==> flow/design.v <==
`timescale 1ns / 1ps
module EC(
input H0,L0,EC_prev,H1,  
output EC_out,EC_next 
    );
wire w;  
assign w = ~(H0 | L0);
assign EC_next = (w & EC_prev);
assign EC_out = (EC_next & H1);
endmodule
`timescale 1ns / 1ps
module TBC(
input X0,X1,Y0,Y1,  
output H,L  
    );
assign H = ((X0) & (!Y1)) | (X1 & (!Y1)) | (X1 & (!Y0));
assign L = (!X1) & Y1;
endmodule
`timescale 1ns / 1ps
module mux8bit(
input sel,
input [7:0]I1,I0,
output [7:0]Y
    );
assign Y = sel ? I1 : I0;
endmodule
`timescale 1ns / 1ps
module TDS(
input [7:0]P0,P1,P2,
output [7:0]Min,Med,Max
    );
wire [20:0]w;
wire [5:0]EC_next;
wire [8:0]EC_out;
wire [2:0]mux_sel;
wire [7:0]Temp_max,Temp_min_1,Temp_min_2;
TBC TBC_1_MSB_67(.X0(P0[6]),.X1(P0[7]),.Y0(P1[6]),.Y1(P1[7]),.H(w[0]),.L(w[1]));
TBC TBC_1_BITS45(.X0(P0[4]),.X1(P0[5]),.Y0(P1[4]),.Y1(P1[5]),.H(w[2]),.L(w[3]));
TBC TBC_1_BITS23(.X0(P0[2]),.X1(P0[3]),.Y0(P1[2]),.Y1(P1[3]),.H(w[4]),.L(w[5]));
TBC TBC_1_LSB_01(.X0(P0[0]),.X1(P0[1]),.Y0(P1[0]),.Y1(P1[1]),.H(w[6]),.L());
EC EC_1_MSB_45(.H0(w[0]),.L0(w[1]),.EC_prev(1'b1),.H1(w[2]),.EC_next(EC_next[0]),.EC_out(EC_out[0]));
EC EC_1_BITS23(.H0(w[2]),.L0(w[3]),.EC_prev(EC_next[0]),.H1(w[4]),.EC_next(EC_next[1]),.EC_out(EC_out[1]));
EC EC_1_LSB_01(.H0(w[4]),.L0(w[5]),.EC_prev(EC_next[1]),.H1(w[6]),.EC_next(),.EC_out(EC_out[2]));
assign mux_sel[0] = EC_out[0] | EC_out[1] | EC_out[2] | w[0];  
mux8bit m_1_min(.sel(mux_sel[0]),.I1(P1),.I0(P0),.Y(Temp_min_1));
mux8bit m_1_max(.sel(mux_sel[0]),.I1(P0),.I0(P1),.Y(Temp_max));
TBC TBC_2_MSB_67(.X0(Temp_max[6]),.X1(Temp_max[7]),.Y0(P2[6]),.Y1(P2[7]),.H(w[7]),.L(w[8]));
TBC TBC_2_BITS45(.X0(Temp_max[4]),.X1(Temp_max[5]),.Y0(P2[4]),.Y1(P2[5]),.H(w[9]),.L(w[10]));
TBC TBC_2_BITS23(.X0(Temp_max[2]),.X1(Temp_max[3]),.Y0(P2[2]),.Y1(P2[3]),.H(w[11]),.L(w[12]));
TBC TBC_2_LSB_01(.X0(Temp_max[0]),.X1(Temp_max[1]),.Y0(P2[0]),.Y1(P2[1]),.H(w[13]),.L());
EC EC_2_MSB_45(.H0(w[7]),.L0(w[8]),.EC_prev(1'b1),.H1(w[9]),.EC_next(EC_next[2]),.EC_out(EC_out[3]));
EC EC_2_BITS23(.H0(w[9]),.L0(w[10]),.EC_prev(EC_next[2]),.H1(w[11]),.EC_next(EC_next[3]),.EC_out(EC_out[4]));
EC EC_2_LSB_01(.H0(w[11]),.L0(w[12]),.EC_prev(EC_next[3]),.H1(w[13]),.EC_next(),.EC_out(EC_out[5]));
assign mux_sel[1] = EC_out[3] | EC_out[4] | EC_out[5] | w[7];
mux8bit m_2_min(.sel(mux_sel[1]),.I1(P2),.I0(Temp_max),.Y(Temp_min_2));
mux8bit m_2_max(.sel(mux_sel[1]),.I1(Temp_max),.I0(P2),.Y(Max));  
TBC TBC_3_MSB_67(.X0(Temp_min_1[6]),.X1(Temp_min_1[7]),.Y0(Temp_min_2[6]),.Y1(Temp_min_2[7]),.H(w[14]),.L(w[15]));
TBC TBC_3_BITS45(.X0(Temp_min_1[4]),.X1(Temp_min_1[5]),.Y0(Temp_min_2[4]),.Y1(Temp_min_2[5]),.H(w[16]),.L(w[17]));
TBC TBC_3_BITS23(.X0(Temp_min_1[2]),.X1(Temp_min_1[3]),.Y0(Temp_min_2[2]),.Y1(Temp_min_2[3]),.H(w[18]),.L(w[19]));
TBC TBC_3_LSB_01(.X0(Temp_min_1[0]),.X1(Temp_min_1[1]),.Y0(Temp_min_2[0]),.Y1(Temp_min_2[1]),.H(w[20]),.L());
EC EC_3_MSB_45(.H0(w[14]),.L0(w[15]),.EC_prev(1'b1),.H1(w[16]),.EC_next(EC_next[4]),.EC_out(EC_out[6]));
EC EC_3_BITS23(.H0(w[16]),.L0(w[17]),.EC_prev(EC_next[4]),.H1(w[18]),.EC_next(EC_next[5]),.EC_out(EC_out[7]));
EC EC_3_LSB_01(.H0(w[18]),.L0(w[19]),.EC_prev(EC_next[5]),.H1(w[20]),.EC_next(),.EC_out(EC_out[8]));
assign mux_sel[2] = EC_out[6] | EC_out[7] | EC_out[8] | w[14];
mux8bit m_3_min(.sel(mux_sel[2]),.I1(Temp_min_2),.I0(Temp_min_1),.Y(Min));  
mux8bit m_3_max(.sel(mux_sel[2]),.I1(Temp_min_1),.I0(Temp_min_2),.Y(Med));  
endmodule
`timescale 1ns / 1ps
module inexact_filter
# (parameter COUNT= 256) 
(input [7:0] Pixel_in,
input  clk,
output [7:0] Median
);
    reg [7:0]  line_buff1 [COUNT-1:0];
    reg [7:0]  line_buff2 [COUNT-1:0];
    reg [7:0]  R1_Max,R1_Med,R1_Min,R2_Max,R2_Med,R2_Min,Buffer_reg;
    wire [7:0] Min,Max,Med,Last_Max,Last_Med,Last_Min;
    integer i;
    always @(posedge clk)begin
    Buffer_reg <= Pixel_in;
    end
    always @ (posedge clk)
    begin
    line_buff2[COUNT-1] <= Buffer_reg;
    line_buff1[COUNT-1] <= line_buff2[0];
    for ( i=0 ; i<COUNT-1; i=i+1 )
        line_buff2[i] <= line_buff2[i+1];
    for ( i=0 ; i<COUNT-1; i=i+1 )
         line_buff1[i] <= line_buff1[i+1];
    end 
    TDS tds1_1(.P0(line_buff1[0]),.P1(line_buff2[0]),.P2(Buffer_reg),.Min(Min),.Max(Max),.Med(Med));
    always @(posedge clk) begin
    R1_Max <= Max;
    R1_Med <= Med;
    R1_Min <= Min;
    end
    always @(posedge clk) begin
    R2_Max <= R1_Max;
    R2_Med <= R1_Med;
    R2_Min <= R1_Min;
    end
    TDS tds2_1(.P0(Max),.P1(R1_Max),.P2(R2_Max),.Min(Last_Min),.Max(),.Med());
    TDS tds2_2(.P0(Med),.P1(R1_Med),.P2(R2_Med),.Min(),.Max(),.Med(Last_Med));
    TDS tds2_3(.P0(Min),.P1(R1_Min),.P2(R2_Min),.Min(),.Max(Last_Max),.Med());
    TDS tds_f(.P0(Last_Min),.P1(Last_Med),.P2(Last_Max),.Min(),.Max(),.Med(Median));
    endmodule
# Step by step through the tools: inexact_filter
# Tool output for the design above, in the order of the flow.
# Lines are those of the file above, counted from 1.
# Operators: Yosys type, input widths -> output width; for muxes data width and select width s.
# Library cell names are shortened.
# Not given: --
# design
design	inexact_filter
clock	clk
library	sky130hd
pvt_corner	tt_025C_1v80

# Elaborated design
# Counts by Yosys on the flattened word-level netlist (proc, flatten, opt, wreduce). Print and check cells are left out. Cells with the same type and inputs are merged into one.
# op_classes
mux	20
n_logic	518
n_reduce_logical	154
# ops
op	n
$and 1x1->1	280
$or 1x1->1	196
$mux 8	20
$logic_not 1->1	154
$not 1->1	42
# word_totals
ff_bits	4152
inputBits	9
out_inout_bits	8
elab_cells	1211

# Longest topological paths
# Depth = most cells in a row (Yosys ltp): at word level without a register or memory, in the mapped netlist without a sequential cell, where the memories' decode and read muxes count.
# logic_depth
depth_word	104
abc_area	0
depth_mapped	33
depth_no_buf	26

# Mapped cells and area
# Yosys stat after the flow's synthesis: flattened, memories mapped to cells. It holds for the ABC_AREA given above (unset counts as 0); a run with the other value may have another netlist.
# The area totals of this step are shown rounded.
# types
type	n
dfxtp_1	4152
mux2i_1	40
nand2_1	87
a21oi_1	63
o21ai_0	62
nor2_1	81
mux2_2	19
nor3_1	36
inv_1	43
nand3_1	29
o211ai_1	18
clkbuf_1	28
o22ai_1	16
a211oi_1	13
a31oi_1	15
a221oi_1	10
and2_1	14
o21a_1	10
# Other cell types: 85; their cells: 272.
# synth_totals
cell_count	5008
synth_area_um2	88600
seqArea_um2	83100
flip_flops	4152
# The figures by module come from a second, unflattened synthesis with its own total; it is not the netlist above.
# hier_totals
hier_cells	4772
hier_area_um2	89400
# Rows give one instance, submodules left out.
# by_module
mod	n_inst	cells	mod_area_um2	seq_area_um2
inexact_filter	1	4152	83100	83100
mux8bit	30	9	131	0.0
TBC	60	4	22.5	0.0
EC	45	2	20.0	0.0
TDS	5	4	26.3	0.0

# Worst setup path after synthesis
# Path of least setup slack by OpenSTA after synthesis, without wires, with an ideal clock, recovery checks aside; 20% of the period is set as input and as output delay. Where synthesis merged equal registers, the netlist keeps one of their names.
# synth_timing
path_type	reg-to-output
from	reg line_buff1[0][4]
to	out Median[1]
period_ns	11.0
output_delay_ns	2.200
launch_ns	0.000
arrival_ns	7.173
required_ns	8.800
path_slack_ns	1.627
path_delay_ns	7.173
stages	30
n_path_buf	4
synth_period_reached_ns	9.373
# "path_delay_ns" is the arrival time less input delay plus setup time.
# A path that ends at an output port has no setup time.
# "stages": output pins that drive a net of the path, with the launching flip-flop's if there is one; two outputs of one cell count as two.
# "synth_period_reached_ns" = period - worst setup slack (recovery checks aside). The figure is calculated, with input and output delays left at 20% of the set period.
# The rows between start and end are the longest chain of elaborated cells between them; the timing report does not say that the signal goes this way. Where chains are equally long, one stands for them.
# Each line given opens the expression or statement behind the cell; cells for indexed reads and writes are added by Yosys, which also makes memories of some case tables.
# synth_via
path_cell_list	dfxtp_1 > buf_4 > a2bb2oi_4 > and4b_1 > buf_6 > o21ai_4 > mux2i_1 > a211o_4 > nand2_4 > buf_8 > nor3b_2 > buf_2 > nor2_2 > o221a_1 > a222oi_1 > a211oi_2 > a211oi_4 > mux2_4 > a31oi_2 > mux2_2 > o21bai_1 > o221ai_4 > o31a_1 > a31oi_4 > mux2_2 > o21ai_1 > o21ai_2 > a31oi_4 > mux2i_1 > a222oi_1
elab_chain_cells	103
cells_between	601
classes_between	mux: 20; logic: 494; reduce/logical: 87
# synth_rtl
element	line	rtl
from (decl)	75	reg [7:0]  line_buff1 [COUNT-1:0];
from (assign)	90	line_buff1[i] <= line_buff1[i+1];
$and 1x1->1	16	assign H = ((X0) & (!Y1)) | (X1 & (!Y1)) | (X1 & (!Y0));
$or 1x1->1 (2 in a row)	16
$or 1x1->1	7	assign w = ~(H0 | L0);
$not 1->1	7
$and 1x1->1	8	assign EC_next = (w & EC_prev);
$and 1x1->1	9	assign EC_out = (EC_next & H1);
$or 1x1->1 (3 in a row)	44	assign mux_sel[0] = EC_out[0] | EC_out[1] | EC_out[2] | w[0];
[83 not listed]	--
$or 1x1->1 (2 in a row)	16
$or 1x1->1	7
$not 1->1	7
$and 1x1->1	8
$and 1x1->1	9
$or 1x1->1 (3 in a row)	64	assign mux_sel[2] = EC_out[6] | EC_out[7] | EC_out[8] | w[14];
$mux 8	25	assign Y = sel ? I1 : I0;
to (decl)	73	output [7:0] Median

# Worst path after layout
# Path of least setup slack in the final report of record 1 (OpenROAD, finished layout, wires in). Where an end is a register, its clock arrival counts in the times.
# layout_timing
path_type	reg-to-output
from	reg line_buff1[0][4]
to	out Median[0]
period_ns	11.0
output_delay_ns	2.20
launch_ns	0.85
arrival_ns	9.49
required_ns	8.80
path_slack_ns	-0.69
stages	33
n_path_buf	7
# layout_via
path_cell_list	dfxtp_1 > buf_4 > a2bb2oi_4 > and4b_1 > buf_6 > o21ai_4 > buf_12 > mux2_2 > o22ai_1 > a31oi_2 > or3b_4 > buf_6 > nand3_1 > o21ai_2 > a222oi_1 > a211oi_2 > a211oi_4 > buf_4 > mux2_4 > a31o_2 > mux2_4 > or3_1 > o221ai_4 > o21a_1 > buf_2 > mux2_2 > mux2i_2 > a31oi_1 > o21ai_2 > a31oi_4 > mux2i_4 > a222oi_1 > clkdlybuf4s15_2
cells_between	601
classes_between	mux: 20; logic: 494; reduce/logical: 87
# layout_rtl
element	line	rtl
from (decl)	75	reg [7:0]  line_buff1 [COUNT-1:0];
from (assign)	90	line_buff1[i] <= line_buff1[i+1];
to (decl)	73	output [7:0] Median
# Chain of elaborated cells between the ends: none given.

# 3 stored runs of inexact_filter in the flow (synthesis by Yosys, layout by OpenROAD, sky130hd cells), in arbitrary order. Constraints: input delay and output delay 20% of the set period each, output load 0.01 pF.
# "achievedPeriod_ns": clock period set for the run, less the worst setup slack. It is reckoned from that one timing run; input and output delays stay at 20% of the period that was set.
# By "worstPathTime_ns" is meant the share of the clock period that the worst setup path is allowed (20% is reserved at inputs, 20% at outputs), minus its slack. Clock arrival times at its registers enter into it.
# By "total_power_mw" is meant OpenSTA's value without simulated activity: inputs other than the clock are taken to toggle once in ten clock periods, and the tool carries that through the logic.
# Values from the reports are rounded here.
# Settings: . = not set for that run.
run	ABC_AREA	GPL_TIMING_DRIVEN	MAX_ROUTING_LAYER	MIN_ROUTING_LAYER	SETUP_SLACK_MARGIN	SLEW_MARGIN	TNS_END_PERCENT	period_ns	CAP_MARGIN	CORE_MARGIN	CORE_UTILIZATION	CTS_CLUSTER_DIAMETER	CTS_CLUSTER_SIZE	PLACE_DENSITY_LB_ADDON	CELL_PAD_IN_SITES_DETAIL_PLACEMENT	CELL_PAD_IN_SITES_GLOBAL_PLACEMENT	CORE_ASPECT_RATIO	GPL_ROUTABILITY_DRIVEN	worstPathTime_ns	critical_path_type	dieArea_um2	total_power_mw	timing.setup.ws_ns	ys_area_um2	total_negative_slack_ns	achievedPeriod_ns	cell_area_final_um2
record 1	0	0	met4	met1	-0.97	25	40	11.0	20	2	40	.	.	.	.	.	.	.	9.49	reg-to-output	225000	28.4	-0.691	88600	-3.62	11.691	106000
record 2	1	0	.	.	0.37	30	.	6.31	20	2	26	88	48	0.02	.	.	.	.	7.79	reg-to-output	340000	41.1	-2.74	87200	-21.4	9.054	100000
record 3	1	.	met5	met2	-0.35	30	65	18.3	20	9	44	.	.	0.23	2	2	0.72	0	11.59	reg-to-output	215000	17.3	3.05	87200	0.000	15.252	103000
